==> flow/design.v <==
module PC(
    input [31:0]npc,
    input clk,
    input rst_n,
    input stall_PC,
    output [31:0]pc
);
reg rst_n_reg;
reg [31:0]pc_reg;
assign pc=pc_reg;
always@(posedge clk)
begin
    rst_n_reg<=rst_n;    
end
always@(posedge clk or negedge rst_n)
begin
    if(~rst_n)
    begin
        pc_reg <= 0;
    end
    else if(~rst_n_reg)
    begin
        pc_reg <=0;
    end
    else if(stall_PC)
    begin
        pc_reg<=pc_reg;
    end
    else
    begin
        pc_reg <= npc;
    end
end
endmodule
module NPC(
    input [31:0]pc,
    input [31:0]c,
    input npc_op,
    output [31:0]pc_4,
    output [31:0]npc
);
reg [31:0]pc_4_reg;
reg [31:0]npc_reg;
assign pc_4=pc_4_reg;
assign npc=npc_reg;
always@(*)
begin
    pc_4_reg=pc+4;
end
always@(*)
begin
    case (npc_op)
        1'b0:
        begin
            npc_reg=pc+4;
        end 
        1'b1:
        begin
            npc_reg=c;
        end
        default: npc_reg=pc+4;
    endcase
end
endmodule
module RF(
    input [31:0]wD,
    input rst_n,
    input [4:0]wR,
    input [4:0]rR1,
    input [4:0]rR2,
    input we,
    input clk,
    output [31:0]rD1,
    output [31:0]rD2,
    output wire [31:0]rdata_19
);
reg [31:0]dataReg[31:0];
assign rD1 = (rR1 == 5'b0)?32'b0:dataReg[rR1];
assign rD2 = (rR2 == 5'b0)?32'b0:dataReg[rR2];
assign rdata_19 = dataReg[19];
always @(posedge clk or negedge rst_n) 
begin
    if(!rst_n)
    begin
        dataReg[0]  <= 32'b0;
        dataReg[1]  <= 32'b0;
        dataReg[2]  <= 32'b0;
        dataReg[3]  <= 32'b0;
        dataReg[4]  <= 32'b0;
        dataReg[5]  <= 32'b0;
        dataReg[6]  <= 32'b0;
        dataReg[7]  <= 32'b0;
        dataReg[8]  <= 32'b0;
        dataReg[9]  <= 32'b0;
        dataReg[10] <= 32'b0;
        dataReg[11] <= 32'b0;
        dataReg[12] <= 32'b0;
        dataReg[13] <= 32'b0;
        dataReg[14] <= 32'b0;
        dataReg[15] <= 32'b0;
        dataReg[16] <= 32'b0;
        dataReg[17] <= 32'b0;
        dataReg[18] <= 32'b0;
        dataReg[19] <= 32'b0;
        dataReg[20] <= 32'b0;
        dataReg[21] <= 32'b0;
        dataReg[22] <= 32'b0;
        dataReg[23] <= 32'b0;
        dataReg[24] <= 32'b0;
        dataReg[25] <= 32'b0;
        dataReg[26] <= 32'b0;
        dataReg[27] <= 32'b0;
        dataReg[28] <= 32'b0;
        dataReg[29] <= 32'b0;
        dataReg[30] <= 32'b0;
        dataReg[31] <= 32'b0;
    end
    else if(we && wR<32)
    begin
        dataReg[wR]<=wD;    
    end    
end
endmodule
module SEXT(
    input [24:0]din,
    input [2:0]sext_op,
    output [31:0]ext
);
reg [31:0] ext_reg;
assign ext=ext_reg;
always@(*)
begin
    case (sext_op)
        3'b000: 
        begin
            ext_reg={{20{din[24]}},din[24:13]};
        end
        3'b001: 
        begin
            ext_reg={{20{din[24]}},din[24:18],din[4:0]};
        end
        3'b010: 
        begin
            ext_reg={din[24:5],{12{1'b0}}};
        end
        3'b011: 
        begin
            ext_reg={{12{din[24]}},din[12:5],din[13],din[23:14],1'b0};
        end
        3'b100:
        begin
            ext_reg={{20{din[24]}},din[0],din[23:18],din[4:1],1'b0};
        end
        default: 
            ext_reg={{7{1'b0}},din[24:0]};
    endcase
end
endmodule
module Control(
    input [31:0]inst,
    input breq,
    input brlt,
    output npc_op,
    output rf_we,
    output brun,
    output asel,
    output bsel,
    output [1:0]wbsel,
    output dram_we,
    output [3:0]alu_op,
    output [2:0]sext_op,
    output reg rR1_use,
    output reg rR2_use
);
wire [10:0] op;
reg npc_op_reg;
reg rf_we_reg;
reg asel_reg;
reg bsel_reg;
reg [1:0]wbsel_reg;
reg dram_we_reg;
reg [3:0]alu_op_reg;
reg [2:0]sext_op_reg;
assign npc_op=npc_op_reg;
assign rf_we=rf_we_reg;
assign asel=asel_reg;
assign bsel=bsel_reg;
assign wbsel=wbsel_reg;
assign dram_we=dram_we_reg;
assign alu_op=alu_op_reg;
assign sext_op=sext_op_reg;
assign op = {inst[30],inst[14:12],inst[6:0]};
always@(*)
begin
    case (op)
        11'b00001100111:
        begin
            npc_op_reg=1;
        end
        11'b10001100111:
        begin
            npc_op_reg=1;
        end
        11'b00001100011:
        begin
            if (breq==1) 
            begin
                npc_op_reg=1;    
            end
            else
            begin
                npc_op_reg=0;
            end
        end
        11'b10001100011:
        begin
            if (breq==1) 
            begin
                npc_op_reg=1;    
            end
            else
            begin
                npc_op_reg=0;
            end
        end
        11'b00011100011:
        begin
            if (breq==1) 
            begin
                npc_op_reg=0;    
            end
            else
            begin
                npc_op_reg=1;
            end
        end
        11'b10011100011:
        begin
            if (breq==1) 
            begin
                npc_op_reg=0;    
            end
            else
            begin
                npc_op_reg=1;
            end
        end
        11'b01001100011:
        begin
            if (brlt==1) 
            begin
                npc_op_reg=1;    
            end
            else
            begin
                npc_op_reg=0;
            end
        end
        11'b11001100011:
        begin
            if (brlt==1) 
            begin
                npc_op_reg=1;    
            end
            else
            begin
                npc_op_reg=0;
            end
        end
        11'b01011100011:
        begin
            if (brlt==1) 
            begin
                npc_op_reg=0;    
            end
            else
            begin
                npc_op_reg=1;
            end
        end
        11'b11011100011:
        begin
            if (brlt==1) 
            begin
                npc_op_reg=0;    
            end
            else
            begin
                npc_op_reg=1;
            end
        end
        default:
        begin
            case (op[6:0])
                7'b1101111: 
                begin
                    npc_op_reg=1;
                end
                default: npc_op_reg=0;
            endcase
        end
    endcase
end
always@(*)
begin
    sext_op_reg=0;
    case(op)
        11'b00000110011:
        begin
            alu_op_reg=0;
            rf_we_reg=1;
            asel_reg=1;
            bsel_reg=0;
            dram_we_reg=0;
            wbsel_reg=1;
            rR1_use=1;
            rR2_use=1;
        end
        11'b10000110011:
        begin
            alu_op_reg=1;
            rf_we_reg=1;
            asel_reg=1;
            bsel_reg=0;
            dram_we_reg=0;
            wbsel_reg=1;
            rR1_use=1;
            rR2_use=1;
        end
        11'b01110110011:
        begin
            alu_op_reg=2;
            rf_we_reg=1;
            asel_reg=1;
            bsel_reg=0;
            dram_we_reg=0;
            wbsel_reg=1;
            rR1_use=1;
            rR2_use=1;
        end
        11'b01100110011:
        begin
            alu_op_reg=3;
            rf_we_reg=1;
            asel_reg=1;
            bsel_reg=0;
            dram_we_reg=0;
            wbsel_reg=1;
            rR1_use=1;
            rR2_use=1;
        end
        11'b01000110011:
        begin
            alu_op_reg=4;
            rf_we_reg=1;
            asel_reg=1;
            bsel_reg=0;
            dram_we_reg=0;
            wbsel_reg=1;
            rR1_use=1;
            rR2_use=1;
        end
        11'b00010110011:
        begin
            alu_op_reg=5;
            rf_we_reg=1;
            asel_reg=1;
            bsel_reg=0;
            dram_we_reg=0;
            wbsel_reg=1;
            rR1_use=1;
            rR2_use=1;
        end
        11'b01010110011:
        begin
            alu_op_reg=6;
            rf_we_reg=1;
            asel_reg=1;
            bsel_reg=0;
            dram_we_reg=0;
            wbsel_reg=1;
            rR1_use=1;
            rR2_use=1;
        end
        11'b11010110011:
        begin
            alu_op_reg=7;
            rf_we_reg=1;
            asel_reg=1;
            bsel_reg=0;
            dram_we_reg=0;
            wbsel_reg=1;
            rR1_use=1;
            rR2_use=1;
        end
        11'b00000010011:
        begin
            alu_op_reg=0;
            sext_op_reg=0;
            rf_we_reg=1;
            asel_reg=1;
            bsel_reg=1;
            dram_we_reg=0;
            wbsel_reg=1;
            rR1_use=1;
            rR2_use=0;
        end
        11'b10000010011:
        begin
            alu_op_reg=0;
            sext_op_reg=0;
            rf_we_reg=1;
            asel_reg=1;
            bsel_reg=1;
            dram_we_reg=0;
            wbsel_reg=1;
            rR1_use=1;
            rR2_use=0;
        end
        11'b01110010011:
        begin
            alu_op_reg=2;
            sext_op_reg=0;
            rf_we_reg=1;
            asel_reg=1;
            bsel_reg=1;
            dram_we_reg=0;
            wbsel_reg=1;
            rR1_use=1;
            rR2_use=0;
        end
        11'b11110010011:
        begin
            alu_op_reg=2;
            sext_op_reg=0;
            rf_we_reg=1;
            asel_reg=1;
            bsel_reg=1;
            dram_we_reg=0;
            wbsel_reg=1;
            rR1_use=1;
            rR2_use=0;
        end
        11'b01100010011:
        begin
            alu_op_reg=3;
            sext_op_reg=0;
            rf_we_reg=1;
            asel_reg=1;
            bsel_reg=1;
            dram_we_reg=0;
            wbsel_reg=1;
            rR1_use=1;
            rR2_use=0;
        end
        11'b11100010011:
        begin
            alu_op_reg=3;
            sext_op_reg=0;
            rf_we_reg=1;
            asel_reg=1;
            bsel_reg=1;
            dram_we_reg=0;
            wbsel_reg=1;
            rR1_use=1;
            rR2_use=0;
        end
        11'b01000010011:
        begin
            alu_op_reg=4;
            sext_op_reg=0;
            rf_we_reg=1;
            asel_reg=1;
            bsel_reg=1;
            dram_we_reg=0;
            wbsel_reg=1;
            rR1_use=1;
            rR2_use=0;
        end
        11'b11000010011:
        begin
            alu_op_reg=4;
            sext_op_reg=0;
            rf_we_reg=1;
            asel_reg=1;
            bsel_reg=1;
            dram_we_reg=0;
            wbsel_reg=1;
            rR1_use=1;
            rR2_use=0;
        end
        11'b00010010011:
        begin
            alu_op_reg=5;
            sext_op_reg=0;
            rf_we_reg=1;
            asel_reg=1;
            bsel_reg=1;
            dram_we_reg=0;
            wbsel_reg=1;
            rR1_use=1;
            rR2_use=0;
        end
        11'b01010010011:
        begin
            alu_op_reg=6;
            sext_op_reg=0;
            rf_we_reg=1;
            asel_reg=1;
            bsel_reg=1;
            dram_we_reg=0;
            wbsel_reg=1;
            rR1_use=1;
            rR2_use=0;
        end
        11'b11010010011:
        begin
            alu_op_reg=7;
            sext_op_reg=0;
            rf_we_reg=1;
            asel_reg=1;
            bsel_reg=1;
            dram_we_reg=0;
            wbsel_reg=1;
            rR1_use=1;
            rR2_use=0;
        end
        11'b00100000011:
        begin
            alu_op_reg=0;
            sext_op_reg=0;
            rf_we_reg=1;
            asel_reg=1;
            bsel_reg=1;
            dram_we_reg=0;
            wbsel_reg=2;
            rR1_use=1;
            rR2_use=0;
        end
        11'b10100000011:
        begin
            alu_op_reg=0;
            sext_op_reg=0;
            rf_we_reg=1;
            asel_reg=1;
            bsel_reg=1;
            dram_we_reg=0;
            wbsel_reg=2;
            rR1_use=1;
            rR2_use=0;
        end
        11'b00001100111:
        begin
            alu_op_reg=0;
            sext_op_reg=0;
            rf_we_reg=1;
            asel_reg=1;
            bsel_reg=1;
            dram_we_reg=0;
            wbsel_reg=0;
            rR1_use=1;
            rR2_use=0;
        end
        11'b10001100111:
        begin
            alu_op_reg=0;
            sext_op_reg=0;
            rf_we_reg=1;
            asel_reg=1;
            bsel_reg=1;
            dram_we_reg=0;
            wbsel_reg=0;
            rR1_use=1;
            rR2_use=0;
        end
        11'b00100100011:
        begin
            alu_op_reg=0;
            sext_op_reg=1;
            rf_we_reg=0;
            asel_reg=1;
            bsel_reg=1;
            dram_we_reg=1;
            wbsel_reg=1;
            rR1_use=1;
            rR2_use=1;
        end
        11'b10100100011:
        begin
            alu_op_reg=0;
            sext_op_reg=1;
            rf_we_reg=0;
            asel_reg=1;
            bsel_reg=1;
            dram_we_reg=1;
            wbsel_reg=1;
            rR1_use=1;
            rR2_use=1;
        end
        11'b00001100011:
        begin
            alu_op_reg=0;
            sext_op_reg=4;
            rf_we_reg=0;
            asel_reg=0;
            bsel_reg=1;
            dram_we_reg=0;
            wbsel_reg=1;
            rR1_use=1;
            rR2_use=1;
        end
        11'b10001100011:
        begin
            alu_op_reg=0;
            sext_op_reg=4;
            rf_we_reg=0;
            asel_reg=0;
            bsel_reg=1;
            dram_we_reg=0;
            wbsel_reg=1;
            rR1_use=1;
            rR2_use=1;
        end
        11'b00011100011:
        begin
            alu_op_reg=0;
            sext_op_reg=4;
            rf_we_reg=0;
            asel_reg=0;
            bsel_reg=1;
            dram_we_reg=0;
            wbsel_reg=1;
            rR1_use=1;
            rR2_use=1;
        end
        11'b10011100011:
        begin
            alu_op_reg=0;
            sext_op_reg=4;
            rf_we_reg=0;
            asel_reg=0;
            bsel_reg=1;
            dram_we_reg=0;
            wbsel_reg=1;
            rR1_use=1;
            rR2_use=1;
        end
        11'b01001100011:
        begin
            alu_op_reg=0;
            sext_op_reg=4;
            rf_we_reg=0;
            asel_reg=0;
            bsel_reg=1;
            dram_we_reg=0;
            wbsel_reg=1;
            rR1_use=1;
            rR2_use=1;
        end
        11'b11001100011:
        begin
            alu_op_reg=0;
            sext_op_reg=4;
            rf_we_reg=0;
            asel_reg=0;
            bsel_reg=1;
            dram_we_reg=0;
            wbsel_reg=1;
            rR1_use=1;
            rR2_use=1;
        end
        11'b01011100011:
        begin
            alu_op_reg=0;
            sext_op_reg=4;
            rf_we_reg=0;
            asel_reg=0;
            bsel_reg=1;
            dram_we_reg=0;
            wbsel_reg=1;
            rR1_use=1;
            rR2_use=1;
        end
        11'b11011100011:
        begin
            alu_op_reg=0;
            sext_op_reg=4;
            rf_we_reg=0;
            asel_reg=0;
            bsel_reg=1;
            dram_we_reg=0;
            wbsel_reg=1;
            rR1_use=1;
            rR2_use=1;
        end
        default:
        begin
            case (op[6:0])
                7'b0110111: 
                begin
                    alu_op_reg=8;
                    sext_op_reg=2;
                    rf_we_reg=1;
                    asel_reg=0;
                    bsel_reg=1;
                    dram_we_reg=0;
                    wbsel_reg=1;
                    rR1_use=0;
                    rR2_use=0;
                end
                7'b1101111: 
                begin
                    alu_op_reg=0;
                    sext_op_reg=3;
                    rf_we_reg=1;
                    asel_reg=0;
                    bsel_reg=1;
                    dram_we_reg=0;
                    wbsel_reg=0;
                    rR1_use=0;
                    rR2_use=0;
                end
                default:
                begin
                    alu_op_reg=15;
                    sext_op_reg=0;
                    rf_we_reg=0;
                    asel_reg=1;
                    bsel_reg=0;
                    dram_we_reg=0;
                    wbsel_reg=1;
                    rR1_use=0;
                    rR2_use=0;
                end
            endcase
        end
    endcase
end
endmodule
module BC(
    input [31:0]a,
    input [31:0]b,
    input BrUn,
    output BrEq,
    output BrLt
);
reg BrEq_reg;
reg BrLt_reg;
assign BrEq = BrEq_reg;
assign BrLt = BrLt_reg;
always@(*)
begin
    if(a==b)
    begin
        BrEq_reg = 1;
        BrLt_reg = 0;
    end
    else if($signed(a)<$signed(b))
    begin
        BrLt_reg = 1;
        BrEq_reg = 0;
    end
    else
    begin
        BrEq_reg = 0;
        BrLt_reg = 0;
    end
end
endmodule
module ALU(
    input [31:0]a,
    input [31:0]b,
    input [3:0]op,
    output [31:0]c
);
reg [31:0]c_reg;
wire [4:0] shift;
assign c=c_reg;
assign shift = b[4:0];
always@(*)
begin
    case(op)
        4'b0000:
        begin
            c_reg=a+b;
        end
        4'b0001:
        begin
            c_reg=a-b;
        end
        4'b0010:
        begin
            c_reg=a&b;
        end
        4'b0011:
        begin
            c_reg=a|b;
        end
        4'b0100:
        begin
            c_reg=a^b;
        end
        4'b0101:
        begin
            case(shift)
                5'd00: c_reg = a;
                5'd01: c_reg = a << 01;
                5'd02: c_reg = a << 02;
                5'd03: c_reg = a << 03;
                5'd04: c_reg = a << 04;
                5'd05: c_reg = a << 05;
                5'd06: c_reg = a << 06;
                5'd07: c_reg = a << 07;
                5'd08: c_reg = a << 08;
                5'd09: c_reg = a << 09;
                5'd10: c_reg = a << 10;
                5'd11: c_reg = a << 11;
                5'd12: c_reg = a << 12;
                5'd13: c_reg = a << 13;
                5'd14: c_reg = a << 14;
                5'd15: c_reg = a << 15;
                5'd16: c_reg = a << 16;
                5'd17: c_reg = a << 17;
                5'd18: c_reg = a << 18;
                5'd19: c_reg = a << 19;
                5'd20: c_reg = a << 20;
                5'd21: c_reg = a << 21;
                5'd22: c_reg = a << 22;
                5'd23: c_reg = a << 23;
                5'd24: c_reg = a << 24;
                5'd25: c_reg = a << 25;
                5'd26: c_reg = a << 26;
                5'd27: c_reg = a << 27;
                5'd28: c_reg = a << 28;
                5'd29: c_reg = a << 29;
                5'd30: c_reg = a << 30;
                5'd31: c_reg = a << 31;
                default: c_reg = a;
            endcase
        end
        4'b0110:
        begin
            case(shift)
                5'd00: c_reg = a;
                5'd01: c_reg = a >> 01;
                5'd02: c_reg = a >> 02;
                5'd03: c_reg = a >> 03;
                5'd04: c_reg = a >> 04;
                5'd05: c_reg = a >> 05;
                5'd06: c_reg = a >> 06;
                5'd07: c_reg = a >> 07;
                5'd08: c_reg = a >> 08;
                5'd09: c_reg = a >> 09;
                5'd10: c_reg = a >> 10;
                5'd11: c_reg = a >> 11;
                5'd12: c_reg = a >> 12;
                5'd13: c_reg = a >> 13;
                5'd14: c_reg = a >> 14;
                5'd15: c_reg = a >> 15;
                5'd16: c_reg = a >> 16;
                5'd17: c_reg = a >> 17;
                5'd18: c_reg = a >> 18;
                5'd19: c_reg = a >> 19;
                5'd20: c_reg = a >> 20;
                5'd21: c_reg = a >> 21;
                5'd22: c_reg = a >> 22;
                5'd23: c_reg = a >> 23;
                5'd24: c_reg = a >> 24;
                5'd25: c_reg = a >> 25;
                5'd26: c_reg = a >> 26;
                5'd27: c_reg = a >> 27;
                5'd28: c_reg = a >> 28;
                5'd29: c_reg = a >> 29;
                5'd30: c_reg = a >> 30;
                5'd31: c_reg = a >> 31;
                default: c_reg = a;
            endcase
        end
        4'b0111:
        begin
            case(shift)
                5'd00: c_reg = a;
                5'd01: c_reg = $signed(a) >>> 01;
                5'd02: c_reg = $signed(a) >>> 02;
                5'd03: c_reg = $signed(a) >>> 03;
                5'd04: c_reg = $signed(a) >>> 04;
                5'd05: c_reg = $signed(a) >>> 05;
                5'd06: c_reg = $signed(a) >>> 06;
                5'd07: c_reg = $signed(a) >>> 07;
                5'd08: c_reg = $signed(a) >>> 08;
                5'd09: c_reg = $signed(a) >>> 09;
                5'd10: c_reg = $signed(a) >>> 10;
                5'd11: c_reg = $signed(a) >>> 11;
                5'd12: c_reg = $signed(a) >>> 12;
                5'd13: c_reg = $signed(a) >>> 13;
                5'd14: c_reg = $signed(a) >>> 14;
                5'd15: c_reg = $signed(a) >>> 15;
                5'd16: c_reg = $signed(a) >>> 16;
                5'd17: c_reg = $signed(a) >>> 17;
                5'd18: c_reg = $signed(a) >>> 18;
                5'd19: c_reg = $signed(a) >>> 19;
                5'd20: c_reg = $signed(a) >>> 20;
                5'd21: c_reg = $signed(a) >>> 21;
                5'd22: c_reg = $signed(a) >>> 22;
                5'd23: c_reg = $signed(a) >>> 23;
                5'd24: c_reg = $signed(a) >>> 24;
                5'd25: c_reg = $signed(a) >>> 25;
                5'd26: c_reg = $signed(a) >>> 26;
                5'd27: c_reg = $signed(a) >>> 27;
                5'd28: c_reg = $signed(a) >>> 28;
                5'd29: c_reg = $signed(a) >>> 29;
                5'd30: c_reg = $signed(a) >>> 30;
                5'd31: c_reg = $signed(a) >>> 31;
                default: c_reg = a;
            endcase
        end
        4'b1000:
        begin
            c_reg=b;
        end
        default:c_reg=a;
    endcase
end
endmodule
module hazard_ctrl(
    input   [4:0] wR_EX,
    input   [4:0] wR_MEM,
    input   [4:0] wR_WB,
    input   rf_we_EX,
    input   rf_we_MEM,
    input   rf_we_WB,
    input   [4:0] rR1_ID,
    input   [4:0] rR2_ID,
    input   rR1_use,
    input   rR2_use,
    input   [31:0] pc4_EX,
    input   [31:0] c_EX,
    input   [31:0] wD_MEM,
    input   [31:0] wD_WB,
    input   [1:0] WBsel_EX,
    input   npc_op_EX,
    output  reg [31:0] rD1_fw,
    output  reg [31:0] rD2_fw,
    output  rD1_fw_op,
    output  rD2_fw_op,
    output  reg stall_PC,
    output  reg stall_IF_ID,
    output  reg flush_IF_ID,
    output  reg flush_ID_EX
);
wire [31:0] wD_EX = (WBsel_EX==0)?pc4_EX:c_EX;
wire r1_wb_hazard_EX,r1_wb_hazard_MEM,r1_wb_hazard_WB;
wire r2_wb_hazard_EX,r2_wb_hazard_MEM,r2_wb_hazard_WB;
assign rD1_fw_op=((r1_wb_hazard_EX&(WBsel_EX!=1))|r1_wb_hazard_MEM|r1_wb_hazard_WB);
assign rD2_fw_op=((r2_wb_hazard_EX&(WBsel_EX!=1))|r2_wb_hazard_MEM|r2_wb_hazard_WB);
assign r1_wb_hazard_EX = ((wR_EX==rR1_ID)&rf_we_EX&rR1_use&(wR_EX!=5'b0));
assign r1_wb_hazard_MEM= ((wR_MEM==rR1_ID)&rf_we_MEM&rR1_use&(wR_MEM!=5'b0));
assign r1_wb_hazard_WB = ((wR_WB==rR1_ID)&rf_we_WB&rR1_use&(wR_WB!=5'b0));
assign r2_wb_hazard_EX = ((wR_EX==rR2_ID)&rf_we_EX&rR2_use&(wR_EX!=5'b0));
assign r2_wb_hazard_MEM= ((wR_MEM==rR2_ID)&rf_we_MEM&rR2_use&(wR_MEM!=5'b0));
assign r2_wb_hazard_WB = ((wR_WB==rR2_ID)&rf_we_WB&rR2_use&(wR_WB!=5'b0));
always@(*)
begin
    if(r1_wb_hazard_EX) rD1_fw=wD_EX;
    else if(r1_wb_hazard_MEM) rD1_fw=wD_MEM;
    else if(r1_wb_hazard_WB) rD1_fw=wD_WB;
    else    rD1_fw=0;
end
always@(*)
begin
    if(r2_wb_hazard_EX) rD2_fw=wD_EX;
    else if(r2_wb_hazard_MEM) rD2_fw=wD_MEM;
    else if(r2_wb_hazard_WB) rD2_fw=wD_WB;
    else    rD2_fw=0;
end
wire load_hazard = ((r1_wb_hazard_EX | r2_wb_hazard_EX)&(WBsel_EX==1));
always@(*)
begin
    if(load_hazard) stall_PC=1;
    else    stall_PC=0;
end
always@(*)
begin
    if(load_hazard) stall_IF_ID=1;
    else    stall_IF_ID=0;
end
wire ctrl_hazard = npc_op_EX;
always@(*)
begin
    if(ctrl_hazard) flush_IF_ID=1;
    else    flush_IF_ID=0;
end
always@(*)
begin
    if(ctrl_hazard) flush_ID_EX=1;
    else if(load_hazard)    flush_ID_EX=1;
    else    flush_ID_EX=0;
end
endmodule
module Reg_IF_ID(
    input   clk,
    input   rst_n,
    input   [31:0]inst_IF,
    input   [31:0]pc_IF,
    input   [31:0]pc4_IF,
    input   stall_IF_ID,
    input   flush_IF_ID,
    output  reg [31:0]inst_ID,
    output  reg [31:0]pc_ID,
    output  reg [31:0]pc4_ID
);
always@(posedge clk or negedge rst_n)
begin
    if(~rst_n)
    begin
        inst_ID<=0;
    end
    else if(flush_IF_ID)
    begin
        inst_ID<=0;
    end
    else if(stall_IF_ID)
    begin
        inst_ID<=inst_ID;
    end
    else
    begin
        inst_ID<=inst_IF;
    end
end
always@(posedge clk or negedge rst_n)
begin
    if(~rst_n)
    begin
        pc_ID<=0;
    end
    else if(flush_IF_ID)
    begin
        pc_ID<=0;
    end
    else if(stall_IF_ID)
    begin
        pc_ID<=pc_ID;
    end
    else
    begin
        pc_ID<=pc_IF;
    end
end
always@(posedge clk or negedge rst_n)
begin
    if(~rst_n)
    begin
        pc4_ID<=0;
    end
    else if(flush_IF_ID)
    begin
        pc4_ID<=0;
    end
    else if(stall_IF_ID)
    begin
        pc4_ID<=pc4_ID;
    end
    else
    begin
        pc4_ID<=pc4_IF;
    end
end
endmodule
module Reg_ID_EX(
    input   clk,
    input   rst_n,
    input   [31:0]pc_ID,
    input   [31:0]pc4_ID,
    input   [31:0]rD1_ID,
    input   [31:0]rD2_ID,
    input   [31:0]ext_ID,
    input   [4:0]wR_ID,
    input   Bsel_ID,
    input   Asel_ID,
    input   [3:0]Alu_op_ID,
    input   RF_we_ID,
    input   Dram_we_ID,
    input   [1:0]WBsel_ID,
    input   npc_op_ID,
    input   flush_ID_EX,
    input   [31:0]rD1_fw,
    input   [31:0]rD2_fw,
    input   rD1_fw_op,
    input   rD2_fw_op,
    output  reg [31:0]pc_EX,
    output  reg [31:0]pc4_EX,
    output  reg [31:0]rD1_EX,
    output  reg [31:0]rD2_EX,
    output  reg [31:0]ext_EX,
    output  reg [4:0]wR_EX,
    output  reg Bsel_EX,
    output  reg Asel_EX,
    output  reg [3:0]Alu_op_EX,
    output  reg RF_we_EX,
    output  reg Dram_we_EX,
    output  reg [1:0]WBsel_EX,
    output  reg npc_op_EX
);
always@(posedge clk or negedge rst_n)
begin
    if(~rst_n)
    begin
        npc_op_EX<=0;
    end
    else
    begin
        npc_op_EX<=npc_op_ID;
    end
end
always@(posedge clk or negedge rst_n)
begin
    if(~rst_n)
    begin
        WBsel_EX<=0;
    end
    else if(flush_ID_EX)
    begin
        WBsel_EX<=0;
    end
    else
    begin
        WBsel_EX<=WBsel_ID;
    end
end
always@(posedge clk or negedge rst_n)
begin
    if(~rst_n)
    begin
        Dram_we_EX<=0;
    end
    else if(flush_ID_EX)
    begin
        Dram_we_EX<=0;
    end
    else
    begin
        Dram_we_EX<=Dram_we_ID;
    end
end
always@(posedge clk or negedge rst_n)
begin
    if(~rst_n)
    begin
        RF_we_EX<=0;
    end
    else if(flush_ID_EX)
    begin
        RF_we_EX<=0;
    end
    else
    begin
        RF_we_EX<=RF_we_ID;
    end
end
always@(posedge clk or negedge rst_n)
begin
    if(~rst_n)
    begin
        Alu_op_EX<=0;
    end
    else if(flush_ID_EX)
    begin
        Alu_op_EX<=0;
    end
    else
    begin
        Alu_op_EX<=Alu_op_ID;
    end
end
always@(posedge clk or negedge rst_n)
begin
    if(~rst_n)
    begin
        Asel_EX<=0;
    end
    else
    begin
        Asel_EX<=Asel_ID;
    end
end
always@(posedge clk or negedge rst_n)
begin
    if(~rst_n)
    begin
        Bsel_EX<=0;
    end
    else
    begin
        Bsel_EX<=Bsel_ID;
    end
end
always@(posedge clk or negedge rst_n)
begin
    if(~rst_n)
    begin
        wR_EX<=0;
    end
    else
    begin
        wR_EX<=wR_ID;
    end
end
always@(posedge clk or negedge rst_n)
begin
    if(~rst_n)
    begin
        pc_EX<=0;
    end
    else
    begin
        pc_EX<=pc_ID;
    end
end
always@(posedge clk or negedge rst_n)
begin
    if(~rst_n)
    begin
        pc4_EX<=0;
    end
    else
    begin
        pc4_EX<=pc4_ID;
    end
end
always@(posedge clk or negedge rst_n)
begin
    if(~rst_n)
    begin
        rD1_EX<=0;
    end
    else if(rD1_fw_op)
    begin
        rD1_EX<=rD1_fw;
    end
    else
    begin
        rD1_EX<=rD1_ID;
    end
end
always@(posedge clk or negedge rst_n)
begin
    if(~rst_n)
    begin
        rD2_EX<=0;
    end
    else if(rD2_fw_op)
    begin
        rD2_EX<=rD2_fw;
    end
    else
    begin
        rD2_EX<=rD2_ID;
    end
end
always@(posedge clk or negedge rst_n)
begin
    if(~rst_n)
    begin
        ext_EX<=0;
    end
    else
    begin
        ext_EX<=ext_ID;
    end
end
endmodule
module Reg_EX_MEM(
    input   clk,
    input   rst_n,
    input   [31:0]pc4_EX,
    input   [31:0]c_EX,
    input   [31:0]rD2_EX,
    input   [4:0]wR_EX,
    input   RF_we_EX,
    input   Dram_we_EX,
    input   [1:0]WBsel_EX,
    output  reg [31:0] pc4_MEM,
    output  reg [31:0] c_MEM,
    output  reg [31:0] rD2_MEM,
    output  reg [4:0] wR_MEM,
    output  reg RF_we_MEM,
    output  reg Dram_we_MEM,
    output  reg [1:0] WBsel_MEM
);
always@(posedge clk or negedge rst_n)
begin
    if(~rst_n)
    begin
        rD2_MEM<=0;
    end
    else
    begin
        rD2_MEM<=rD2_EX;
    end
end
always@(posedge clk or negedge rst_n)
begin
    if(~rst_n)
    begin
        pc4_MEM<=0;
    end
    else
    begin
        pc4_MEM<=pc4_EX;
    end
end
always@(posedge clk or negedge rst_n)
begin
    if(~rst_n)
    begin
        c_MEM<=0;
    end
    else
    begin
        c_MEM<=c_EX;
    end
end
always@(posedge clk or negedge rst_n)
begin
    if(~rst_n)
    begin
        wR_MEM<=0;
    end
    else
    begin
        wR_MEM<=wR_EX;
    end
end
always@(posedge clk or negedge rst_n)
begin
    if(~rst_n)
    begin
        RF_we_MEM<=0;
    end
    else
    begin
        RF_we_MEM<=RF_we_EX;
    end
end
always@(posedge clk or negedge rst_n)
begin
    if(~rst_n)
    begin
        Dram_we_MEM<=0;
    end
    else
    begin
        Dram_we_MEM<=Dram_we_EX;
    end
end
always@(posedge clk or negedge rst_n)
begin
    if(~rst_n)
    begin
        WBsel_MEM<=0;
    end
    else
    begin
        WBsel_MEM<=WBsel_EX;
    end
end
endmodule
module Reg_MEM_WB(
    input   clk,
    input   rst_n,
    input   [31:0]RF_wd_MEM,
    input   [4:0]wR_MEM,
    input   RF_we_MEM,
    output  reg [31:0] RF_wd_WB,
    output  reg [4:0] wR_WB,
    output  reg RF_we_WB
);
always@(posedge clk or negedge rst_n)
begin
    if(~rst_n)
    begin
        RF_wd_WB<=0;
    end
    else
    begin
        RF_wd_WB<=RF_wd_MEM;
    end
end
always@(posedge clk or negedge rst_n)
begin
    if(~rst_n)
    begin
        wR_WB<=0;
    end
    else
    begin
        wR_WB<=wR_MEM;
    end
end
always@(posedge clk or negedge rst_n)
begin
    if(~rst_n)
    begin
        RF_we_WB<=0;
    end
    else
    begin
        RF_we_WB<=RF_we_MEM;
    end
end
endmodule
module cpu_top(
    input wire clk,
    input wire rst_n,
    input wire [31:0] rData,
    input wire [31:0] inst,
    output wire [31:0] pc,
    output wire [31:0] display,
    output wire [31:0] addr,
    output wire [31:0] wData,
    output wire wen,
    output wire [31:0] rdata_19
);
wire [31:0] rdata_19_out;
assign rdata_19 = rdata_19_out;
assign display = inst;
wire [31:0] npc;
wire npc_op;
wire [31:0] pc_4;
wire [2:0] sext_op;
wire [31:0] ext;
wire rf_we;
wire [31:0] regData_1;
wire [31:0] regData_2;
wire [31:0] regData_wb;
wire brun;
wire breq;
wire brlt;
wire bsel;
wire asel;
wire [31:0] alu_a;
wire [31:0] alu_b;
wire [31:0] alu_c;
wire [3:0] alu_op;
wire dram_we;
wire [31:0] dram_rd;
wire [1:0] wbsel;
assign alu_a = (Asel_EX_con==1)?rD1_EX_con:pc_EX_con;
assign alu_b = (Bsel_EX_con==1)?ext_EX_con:rD2_EX_con;
assign regData_wb = (WBsel_MEM_con==0)?pc4_MEM_con:((WBsel_MEM_con==1)?c_MEM_con:dram_rd);
assign addr=c_MEM_con;
assign wData=rD2_MEM_con;
assign wen = Dram_we_MEM_con;
assign dram_rd=rData;
wire [31:0]inst_ID_con;
wire [31:0]pc_ID_con,pc_EX_con;
wire [31:0]pc4_ID_con,pc4_EX_con,pc4_MEM_con;
wire [31:0]rD1_EX_con,rD2_EX_con,rD2_MEM_con;
wire [31:0]ext_EX_con;
wire [4:0]wR_EX_con,wR_MEM_con,wR_WB_con;
wire Asel_EX_con,Bsel_EX_con;
wire [3:0]Alu_op_EX_con;
wire RF_we_EX_con,RF_we_MEM_con,RF_we_WB_con;
wire Dram_we_EX_con,Dram_we_MEM_con;
wire [1:0]WBsel_EX_con,WBsel_MEM_con;
wire [31:0]c_MEM_con;
wire [31:0]RF_wd_WB_con;
wire [31:0]rD1_fw_con,rD2_fw_con;
wire stall_PC_con,stall_IF_ID_con;
wire flush_IF_ID_con,flush_ID_EX_con;
wire rD1_fw_op_con,rD2_fw_op_con;
wire rR1_use_con,rR2_use_con;
wire npc_op_EX_con;
hazard_ctrl U_hazard_ctrl(
    .wR_EX(wR_EX_con),
    .wR_MEM(wR_MEM_con),
    .wR_WB(wR_WB_con),
    .rf_we_EX(RF_we_EX_con),
    .rf_we_MEM(RF_we_MEM_con),
    .rf_we_WB(RF_we_WB_con),
    .rR1_ID(inst_ID_con[19:15]),
    .rR2_ID(inst_ID_con[24:20]),
    .pc4_EX(pc4_EX_con),
    .c_EX(alu_c),
    .wD_MEM(regData_wb),
    .wD_WB(RF_wd_WB_con),
    .WBsel_EX(WBsel_EX_con),
    .npc_op_EX(npc_op_EX_con),
    .rR1_use(rR1_use_con),
    .rR2_use(rR2_use_con),
    .rD1_fw(rD1_fw_con),
    .rD2_fw(rD2_fw_con),
    .rD1_fw_op(rD1_fw_op_con),
    .rD2_fw_op(rD2_fw_op_con),
    .stall_PC(stall_PC_con),
    .stall_IF_ID(stall_IF_ID_con),
    .flush_IF_ID(flush_IF_ID_con),
    .flush_ID_EX(flush_ID_EX_con)
);
NPC npcImpl(
    .pc(pc),
    .c(alu_c),
    .npc_op(npc_op_EX_con),
    .pc_4(pc_4),
    .npc(npc)
);
PC pcImpl(
    .pc(pc),
    .clk(clk),
    .rst_n(rst_n),
    .stall_PC(stall_PC_con),
    .npc(npc)
);
Reg_IF_ID U_Reg_IF_ID(
    .clk(clk),
    .rst_n(rst_n),
    .inst_IF(inst),
    .pc_IF(pc),
    .pc4_IF(pc_4),
    .stall_IF_ID(stall_IF_ID_con),
    .flush_IF_ID(flush_IF_ID_con),
    .inst_ID(inst_ID_con),
    .pc_ID(pc_ID_con),
    .pc4_ID(pc4_ID_con)
);
RF rfImpl(
    .wD(RF_wd_WB_con),
    .wR(wR_WB_con),
    .rR1(inst_ID_con[19:15]),
    .rR2(inst_ID_con[24:20]),
    .we(RF_we_WB_con),
    .clk(clk),
    .rst_n(rst_n),
    .rD1(regData_1),
    .rD2(regData_2),
    .rdata_19(rdata_19_out)
);
SEXT sextImpl(
    .din(inst_ID_con[31:7]),
    .sext_op(sext_op),
    .ext(ext)
);
Reg_ID_EX U_Reg_ID_EX(
    .clk(clk),
    .rst_n(rst_n),
    .pc_ID(pc_ID_con),
    .pc4_ID(pc4_ID_con),
    .rD1_ID(regData_1),
    .rD2_ID(regData_2),
    .ext_ID(ext),
    .wR_ID(inst_ID_con[11:7]),
    .Bsel_ID(bsel),
    .Asel_ID(asel),
    .Alu_op_ID(alu_op),
    .RF_we_ID(rf_we),
    .Dram_we_ID(dram_we),
    .WBsel_ID(wbsel),
    .npc_op_ID(npc_op),
    .flush_ID_EX(flush_ID_EX_con),
    .rD1_fw(rD1_fw_con),
    .rD2_fw(rD2_fw_con),
    .rD1_fw_op(rD1_fw_op_con),
    .rD2_fw_op(rD2_fw_op_con),
    .npc_op_EX(npc_op_EX_con),
    .pc_EX(pc_EX_con),
    .pc4_EX(pc4_EX_con),
    .rD1_EX(rD1_EX_con),
    .rD2_EX(rD2_EX_con),
    .ext_EX(ext_EX_con),
    .wR_EX(wR_EX_con),
    .Bsel_EX(Bsel_EX_con),
    .Asel_EX(Asel_EX_con),
    .Alu_op_EX(Alu_op_EX_con),
    .RF_we_EX(RF_we_EX_con),
    .Dram_we_EX(Dram_we_EX_con),
    .WBsel_EX(WBsel_EX_con)
);
BC bcImpl(
    .a(regData_1),
    .b(regData_2),
    .BrUn(brun),
    .BrEq(breq),
    .BrLt(brlt)
);
ALU aluImpl(
    .a(alu_a),
    .b(alu_b),
    .op(Alu_op_EX_con),
    .c(alu_c)
);
Reg_EX_MEM U_Reg_EX_MEM(
    .clk(clk),
    .rst_n(rst_n),
    .pc4_EX(pc4_EX_con),
    .c_EX(alu_c),
    .rD2_EX(rD2_EX_con),
    .wR_EX(wR_EX_con),
    .RF_we_EX(RF_we_EX_con),
    .Dram_we_EX(Dram_we_EX_con),
    .WBsel_EX(WBsel_EX_con),
    .pc4_MEM(pc4_MEM_con),
    .c_MEM(c_MEM_con),
    .rD2_MEM(rD2_MEM_con),
    .wR_MEM(wR_MEM_con),
    .RF_we_MEM(RF_we_MEM_con),
    .Dram_we_MEM(Dram_we_MEM_con),
    .WBsel_MEM(WBsel_MEM_con)
);
Reg_MEM_WB U_Reg_MEM_WB(
    .clk(clk),
    .rst_n(rst_n),
    .RF_wd_MEM(regData_wb),
    .wR_MEM(wR_MEM_con),
    .RF_we_MEM(RF_we_MEM_con),
    .RF_wd_WB(RF_wd_WB_con),
    .wR_WB(wR_WB_con),
    .RF_we_WB(RF_we_WB_con)
);
Control controlImpl(
    .inst(inst_ID_con),
    .breq(breq),
    .brlt(brlt),
    .npc_op(npc_op),
    .rf_we(rf_we),
    .brun(brun),
    .asel(asel),
    .bsel(bsel),
    .wbsel(wbsel),
    .dram_we(dram_we),
    .alu_op(alu_op),
    .sext_op(sext_op),
    .rR1_use(rR1_use_con),
    .rR2_use(rR2_use_con)
);
endmodule
# ---- Reports on cpu_top
# Tool output for the design above before and after an edit, in the order of the flow.
# "orig" refers to lines of the RTL above, "edited" to lines of the edited file.
# "delta": "edited" minus "orig" as printed here.
# Operators carry their Yosys type and port widths (W data, S select, Z words).
# Cell names lack the library's common part.
# The mark - stands for no value.
dict set report inputs {
  top_module {cpu_top}
  clock_port {clk}
  lib {sky130hd}
  pvt_corner {tt_025C_1v80}
}

# ---- Diff
# The edit as a unified diff against the file above.
# The edit is scripted: it alters the design's behaviour and was not made to optimise anything.
# begin of diff
@@ -799,5 +799,5 @@
         4'b0100:
         begin
-            c_reg=a^b;
+            c_reg=a+b;
         end
         4'b0101:
# end of diff

# ---- After elaboration
# Yosys after proc, flatten, opt, wreduce and memory -nomap, before mapping. Print and check cells are not counted. Equal cells are merged and count once.
# element orig edited delta
set word_totals {}
lappend word_totals {ff_bits 1440 1440 0}
lappend word_totals {latch_bits 0 0 0}
lappend word_totals {mem_bits_rw 0 0 0}
lappend word_totals {mem_bits_ro 0 0 0}
lappend word_totals {clocked_rd_ports_x_width 0 0 0}
lappend word_totals {mem_count 0 0 0}
lappend word_totals {output_inout_bits 161 161 0}
lappend word_totals {elab_cells 404 404 0}
# element orig edited delta
set classes {}
lappend classes {n_addsub 3 3 0}
lappend classes {n_mul 0 0 0}
lappend classes {div 0 0 0}
lappend classes {n_cmp 2 2 0}
lappend classes {n_eq 183 183 0}
lappend classes {shift 0 0 0}
lappend classes {n_mux 61 61 0}
lappend classes {n_logic 30 29 -1}
lappend classes {reduce_logical 66 67 1}
# cell orig edited delta
set ops {}
lappend ops {{$reduce_or A2 Y1} 11 12 1}
lappend ops {{$pmux W32 S9} 1 0 -1}
lappend ops {{$xor A32 B32 Y32} 1 0 -1}
lappend ops {{$pmux W32 S8} 0 1 1}
lappend ops {{$eq A5 B5 Y1 const B} 64 64 0}
lappend ops {{$eq A5 B4 Y1 const B} 32 32 0}
lappend ops {{$reduce_and A2 Y1} 31 31 0}
lappend ops {{$mux W32} 23 23 0}
lappend ops {{$and A1 B1 Y1} 21 21 0}
lappend ops {{$mux W1} 19 19 0}
lappend ops {{$eq A5 B3 Y1 const B} 16 16 0}
lappend ops {{$eq A11 B11 Y1 const B} 14 14 0}
lappend ops {{$eq A11 B10 Y1 const B} 10 10 0}
lappend ops {{$eq A5 B2 Y1 const B} 8 8 0}
lappend ops {{$eq A5 B5 Y1} 6 6 0}
lappend ops {{$or A1 B1 Y1} 5 5 0}
lappend ops {{$eq A4 B3 Y1 const B} 4 4 0}
lappend ops {{$eq A5 B1 Y1 const B} 4 4 0}
lappend ops {{$eq A11 B8 Y1 const B} 3 3 0}
lappend ops {{$logic_not A5 Y1} 3 3 0}
lappend ops {{$pmux W1 S2} 3 3 0}
lappend ops {{$pmux W32 S32} 3 3 0}
lappend ops {{$reduce_bool A5 Y1} 3 3 0}
lappend ops {{$reduce_or A3 Y1} 3 3 0}
lappend ops {{$eq A11 B7 Y1 const B} 2 2 0}
lappend ops {{$eq A11 B9 Y1 const B} 2 2 0}
lappend ops {{$eq A2 B1 Y1 const B} 2 2 0}
lappend ops {{$eq A3 B2 Y1 const B} 2 2 0}
# Not every row of either side is listed.

# ---- Logic depth
# Longest topological path by Yosys (ltp), each cell counted once; first at word level (registers and memories cut), then after technology mapping (sequential cells cut; the memories' decode and read muxes count).
# element orig edited delta
set depth {}
lappend depth {word_depth 10 10 0}
lappend depth {ABC_AREA 0 0 -}
lappend depth {mapped_depth 27 31 4}

# ---- Synthesis result
# Yosys stat after the flow's synthesis: flattened, memories mapped to cells. It holds for the ABC_AREA given above (unset counts as 0); a run with the other value may have another netlist.
# element orig edited delta
set mapped {}
lappend mapped {cells 7772 7646 -126}
lappend mapped {mapped_area_um2 80161.9 79097.1 -1064.8}
lappend mapped {sequential_area_um2 36055.8 36055.8 0.0}
lappend mapped {ffs 1441 1441 0}
# cell_type orig edited delta
set types {}
lappend types {a22oi_1 664 417 -247}
lappend types {a221oi_1 194 310 116}
lappend types {a22o_1 170 253 83}
lappend types {o22ai_1 193 118 -75}
lappend types {a21oi_1 393 461 68}
lappend types {ha_1 133 70 -63}
lappend types {nand2_1 586 525 -61}
lappend types {nor3_1 156 96 -60}
lappend types {clkbuf_1 569 608 39}
lappend types {o21ai_0 259 292 33}
lappend types {o221ai_1 55 24 -31}
lappend types {nand3_1 144 174 30}
lappend types {buf_2 85 59 -26}
lappend types {o31ai_1 24 45 21}
lappend types {a211o_1 1 15 14}
lappend types {mux2i_1 96 109 13}
lappend types {nor2_1 345 357 12}
lappend types {nand4_1 151 163 12}
# Not every row of either side is listed.
# By module: a second synthesis without flattening, with its own total; a netlist apart from the flattened one above.
# element orig edited delta
set hier_totals {}
lappend hier_totals {cells_unflattened 8552 8322 -230}
lappend hier_totals {area_unflattened_um2 86641.8 84656.2 -1985.6}
# Each row is one instance without its submodules.
# mod n_inst n_cells area_um2
set by_module_orig {}
lappend by_module_orig {RF 1 4705 51953.6}
lappend by_module_orig {ALU 1 2006 12562.0}
lappend by_module_orig {Reg_ID_EX 1 256 5542.8}
lappend by_module_orig {Reg_IF_ID 1 310 3910.0}
lappend by_module_orig {Reg_EX_MEM 1 105 2627.5}
lappend by_module_orig {hazard_ctrl 1 337 2376.0}
lappend by_module_orig {cpu_top 1 211 2025.7}
lappend by_module_orig {PC 1 104 1423.9}
lappend by_module_orig {NPC 1 178 1188.6}
lappend by_module_orig {Reg_MEM_WB 1 38 950.9}
lappend by_module_orig {BC 1 117 840.8}
lappend by_module_orig {SEXT 1 119 774.5}
lappend by_module_orig {Control 1 66 465.4}
# mod n_inst n_cells area_um2
set by_module_edited {}
lappend by_module_edited {RF 1 4705 51953.6}
lappend by_module_edited {ALU 1 1780 10572.6}
lappend by_module_edited {Reg_ID_EX 1 256 5542.8}
lappend by_module_edited {Reg_IF_ID 1 310 3910.0}
lappend by_module_edited {Reg_EX_MEM 1 105 2627.5}
lappend by_module_edited {hazard_ctrl 1 337 2376.0}
lappend by_module_edited {cpu_top 1 211 2025.7}
lappend by_module_edited {PC 1 104 1423.9}
lappend by_module_edited {NPC 1 174 1192.4}
lappend by_module_edited {Reg_MEM_WB 1 38 950.9}
lappend by_module_edited {BC 1 117 840.8}
lappend by_module_edited {SEXT 1 119 774.5}
lappend by_module_edited {Control 1 66 465.4}

# ---- Path before layout
# Source: OpenSTA report_checks on the synthesized netlist (no wires, ideal clock, input and output delay 20% of the period each), path of least setup slack; recovery checks are left aside. Register names are those of the netlist, which keeps one name where synthesis merged equal registers.
# element orig edited delta
set synth_timing {}
lappend synth_timing {path_kind reg2reg reg2reg -}
lappend synth_timing {startpoint {register U_Reg_ID_EX.Bsel_EX} {register U_Reg_ID_EX.Bsel_EX} -}
lappend synth_timing {endpoint {register U_Reg_ID_EX.rD2_EX[16]} {register U_Reg_ID_EX.rD1_EX[26]} -}
lappend synth_timing {clock_period_ns 8.5 8.5 0.0}
lappend synth_timing {setup_time_ns 0.129 0.147 0.018}
lappend synth_timing {launch_ns 0.000 0.000 0.000}
lappend synth_timing {arrival_ns 5.014 6.092 1.078}
lappend synth_timing {slack_ns 3.356 2.261 -1.095}
lappend synth_timing {path_delay_ns 5.143 6.239 1.096}
lappend synth_timing {driving_pins 23 31 8}
lappend synth_timing {synth_period_reached_ns 5.144 6.239 1.095}
# "path_delay_ns" = arrival - input delay + setup time.
# "driving_pins": output pins that drive a net of the path, with the launching flip-flop's if there is one; two outputs of one cell count as two.
# "synth_period_reached_ns" is the clock period less the worst setup slack; recovery checks do not enter. This is arithmetic on one report: input and output delays are still those of the set period (20% each).
# Between the ends stands the longest chain of elaborated cells between them, by number of cells; it is not shown to be the way that was timed. Of several equally long chains one is given.
# A line is the first line of the expression or statement that the cell stems from. Yosys adds cells for indexed reads and writes and turns some case tables into memories.
# A register here has more assigning lines than the two given.
dict set report synth_between_orig {
  path_cell_list {dfrtp_1 buf_6 buf_6 mux2i_4 inv_2 buf_6 buf_2 buf_2 buf_2 buf_2 ha_1 mux2_2 ha_1 a21o_1 a22o_1 a2111oi_1 a21oi_1 or3_1 a31oi_1 a21oi_1 o21ai_1 nor2_1 o41a_1}
  elab_chain_cells 7
}
# element line
set synth_rtl_orig {}
lappend synth_rtl_orig {{start: declaration} 1097} ;# output  reg Bsel_EX,
lappend synth_rtl_orig {{start: assignment} 1191} ;# Bsel_EX<=0;
lappend synth_rtl_orig {{start: assignment} 1195} ;# Bsel_EX<=Bsel_ID;
lappend synth_rtl_orig {{$mux W32} 1450} ;# assign alu_b = (Bsel_EX_con==1)?ext_EX_con:rD2_EX_con;
lappend synth_rtl_orig {{$eq A5 B5 Y1} 881} ;# case(shift)
lappend synth_rtl_orig {{$pmux W32 S32} 881}
lappend synth_rtl_orig {{$pmux W32 S9} 782} ;# case(op)
lappend synth_rtl_orig {{$mux W32} 951} ;# wire [31:0] wD_EX = (WBsel_EX==0)?pc4_EX:c_EX;
lappend synth_rtl_orig {{$mux W32} 971} ;# if(r2_wb_hazard_EX) rD2_fw=wD_EX;
lappend synth_rtl_orig {{$mux W32} 1252} ;# else if(rD2_fw_op)
lappend synth_rtl_orig {{end: assignment} 1254} ;# rD2_EX<=rD2_fw;
lappend synth_rtl_orig {{end: assignment} 1258} ;# rD2_EX<=rD2_ID;
lappend synth_rtl_orig {{end: declaration} 1094} ;# output  reg [31:0]rD2_EX,
dict set report synth_between_edited {
  path_cell_list {dfrtp_1 buf_6 buf_6 buf_2 buf_2 buf_2 buf_2 mux2_2 inv_1 ha_1 clkbuf_1 nand2_1 clkbuf_1 clkbuf_1 nor3_1 o21ai_0 nor2_1 a21oi_1 xnor2_1 ha_1 clkbuf_1 nand2_1 or2_2 a31oi_1 a21boi_0 nor2_1 o2111a_1 a211o_1 o22ai_1 o21a_1 a221oi_1}
  elab_chain_cells 7
}
# element line
set synth_rtl_edited {}
lappend synth_rtl_edited {{start: declaration} 1097} ;# output  reg Bsel_EX,
lappend synth_rtl_edited {{start: assignment} 1191} ;# Bsel_EX<=0;
lappend synth_rtl_edited {{start: assignment} 1195} ;# Bsel_EX<=Bsel_ID;
lappend synth_rtl_edited {{$mux W32} 1450} ;# assign alu_b = (Bsel_EX_con==1)?ext_EX_con:rD2_EX_con;
lappend synth_rtl_edited {{$eq A5 B5 Y1} 881} ;# case(shift)
lappend synth_rtl_edited {{$pmux W32 S32} 881}
lappend synth_rtl_edited {{$pmux W32 S8} 782} ;# case(op)
lappend synth_rtl_edited {{$mux W32} 951} ;# wire [31:0] wD_EX = (WBsel_EX==0)?pc4_EX:c_EX;
lappend synth_rtl_edited {{$mux W32} 964} ;# if(r1_wb_hazard_EX) rD1_fw=wD_EX;
lappend synth_rtl_edited {{$mux W32} 1237} ;# else if(rD1_fw_op)
lappend synth_rtl_edited {{end: assignment} 1239} ;# rD1_EX<=rD1_fw;
lappend synth_rtl_edited {{end: assignment} 1243} ;# rD1_EX<=rD1_ID;
lappend synth_rtl_edited {{end: declaration} 1093} ;# output  reg [31:0]rD1_EX,

# ---- Path in the finished layout
# From the final timing report of the runs of set A: the path of least setup slack in the routed layout; clock arrival at registers is part of the times.
# element orig edited delta
set layout_timing {}
lappend layout_timing {path_kind reg2reg reg2reg -}
lappend layout_timing {startpoint {register U_Reg_IF_ID.inst_ID[16]} {register U_Reg_IF_ID.inst_ID[19]} -}
lappend layout_timing {endpoint {register U_Reg_ID_EX.npc_op_EX} {register U_Reg_ID_EX.npc_op_EX} -}
lappend layout_timing {clock_period_ns 7.41 7.41 0.00}
lappend layout_timing {setup_time_ns 0.13 0.10 -0.03}
lappend layout_timing {launch_ns 0.83 0.85 0.02}
lappend layout_timing {arrival_ns 7.47 7.46 -0.01}
lappend layout_timing {slack_ns 0.65 0.68 0.03}
lappend layout_timing {driving_pins 17 20 3}
# Between the ends stands the longest chain of elaborated cells between them, by number of cells; it is not shown to be the way that was timed. Of several equally long chains one is given.
# A register here has more assigning lines than the two given.
dict set report layout_between_orig {
  path_cell_list {dfrtp_1 nand3_1 nor2_4 buf_4 a22o_1 a221oi_1 nand4_1 nor3_1 nor2_1 ha_1 nand4_1 nor3_1 nand3_1 a211oi_2 nor3_1 mux2i_1 nand3_1}
  elab_chain_cells 8
}
# element line
set layout_rtl_orig {}
lappend layout_rtl_orig {{start: declaration} 1008} ;# output  reg [31:0]inst_ID,
lappend layout_rtl_orig {{start: assignment} 1024} ;# inst_ID<=inst_ID;
lappend layout_rtl_orig {{start: assignment} 1028} ;# inst_ID<=inst_IF;
lappend layout_rtl_orig {{$eq A5 B5 Y1} 78} ;# assign rD1 = (rR1 == 5'b0)?32'b0:dataReg[rR1];
lappend layout_rtl_orig {{$pmux W32 S31} 78}
lappend layout_rtl_orig {{$mux W32} 78}
lappend layout_rtl_orig {{$lt A32 B32 Y1} 758} ;# else if($signed(a)<$signed(b))
lappend layout_rtl_orig {{$mux W1} 758}
lappend layout_rtl_orig {{$mux W1} 753} ;# if(a==b)
lappend layout_rtl_orig {{$mux W1} 283} ;# if (brlt==1)
lappend layout_rtl_orig {{$pmux W1 S5} 195} ;# case (op)
lappend layout_rtl_orig {{end: assignment} 1109} ;# npc_op_EX<=0;
lappend layout_rtl_orig {{end: assignment} 1113} ;# npc_op_EX<=npc_op_ID;
lappend layout_rtl_orig {{end: declaration} 1103} ;# output  reg npc_op_EX
dict set report layout_between_edited {
  path_cell_list {dfrtp_1 nand2b_1 nor2_4 buf_4 a221oi_1 nand4_1 nor3_1 a21oi_1 ha_1 nand2_1 nor2_1 nand2_1 or4_1 nor3_1 buf_4 nand3_1 a21oi_1 o21ai_0 buf_4 o211ai_1}
  elab_chain_cells 8
}
# element line
set layout_rtl_edited {}
lappend layout_rtl_edited {{start: declaration} 1008} ;# output  reg [31:0]inst_ID,
lappend layout_rtl_edited {{start: assignment} 1024} ;# inst_ID<=inst_ID;
lappend layout_rtl_edited {{start: assignment} 1028} ;# inst_ID<=inst_IF;
lappend layout_rtl_edited {{$eq A5 B5 Y1} 78} ;# assign rD1 = (rR1 == 5'b0)?32'b0:dataReg[rR1];
lappend layout_rtl_edited {{$pmux W32 S31} 78}
lappend layout_rtl_edited {{$mux W32} 78}
lappend layout_rtl_edited {{$lt A32 B32 Y1} 758} ;# else if($signed(a)<$signed(b))
lappend layout_rtl_edited {{$mux W1} 758}
lappend layout_rtl_edited {{$mux W1} 753} ;# if(a==b)
lappend layout_rtl_edited {{$mux W1} 283} ;# if (brlt==1)
lappend layout_rtl_edited {{$pmux W1 S5} 195} ;# case (op)
lappend layout_rtl_edited {{end: assignment} 1109} ;# npc_op_EX<=0;
lappend layout_rtl_edited {{end: assignment} 1113} ;# npc_op_EX<=npc_op_ID;
lappend layout_rtl_edited {{end: declaration} 1103} ;# output  reg npc_op_EX

# ---- Measured runs
# Both versions went through the flow (Yosys, OpenROAD) with the same settings in each pair. Constraints: input delay and output delay 20% of the set period each, output load 0.01 pF.
dict set report flow_settings_set_A {
  CORE_UTILIZATION 30
  PLACE_DENSITY 0.38
  period_ns 7.41
  CAP_MARGIN 20
  CORE_MARGIN 2
  SLEW_MARGIN 20
}
# element orig edited delta
set measured_set_A {}
lappend measured_set_A {synthArea_um2 80161.9 79097.1 -1064.8}
lappend measured_set_A {die_area_um2 271358.0 267780.0 -3578.0}
lappend measured_set_A {final_cell_area_um2 94834.7 94624.5 -210.2}
lappend measured_set_A {worstSetupSlack_ns 0.654 0.679 0.025}
lappend measured_set_A {final_setup_tns_ns 0.000 0.000 0.000}
lappend measured_set_A {fin_hold_ws_ns 0.343 0.349 0.006}
lappend measured_set_A {design_power_uw 19439 19599 160}
lappend measured_set_A {achieved_period_ns 6.756 6.731 -0.025}
dict set report flow_settings_set_B {
  ABC_AREA 0
  CAP_MARGIN 35
  CELL_PAD_IN_SITES_DETAIL_PLACEMENT 2
  CORE_UTILIZATION 31
  HOLD_SLACK_MARGIN 0.09
  MAX_ROUTING_LAYER {met5}
  PLACE_DENSITY_LB_ADDON 0.23
  SETUP_SLACK_MARGIN -0.96
  period_ns 12.7
  CORE_MARGIN 2
  SLEW_MARGIN 20
}
# element orig edited delta
set measured_set_B {}
lappend measured_set_B {synthArea_um2 80161.9 79097.1 -1064.8}
lappend measured_set_B {die_area_um2 262672.0 259208.0 -3464.0}
lappend measured_set_B {final_cell_area_um2 93658.6 93199.4 -459.2}
lappend measured_set_B {worstSetupSlack_ns 5.640 5.466 -0.174}
lappend measured_set_B {final_setup_tns_ns 0.000 0.000 0.000}
lappend measured_set_B {fin_hold_ws_ns 0.357 0.354 -0.003}
lappend measured_set_B {design_power_uw 11131 11048 -83}
lappend measured_set_B {achieved_period_ns 7.060 7.234 0.174}
# "achieved_period_ns" means the clock period less the worst setup slack. The figure is calculated, with input and output delays left at 20% of the set period.
# "design_power_uw": no workload was simulated; the value follows from the tool's default switching activity.
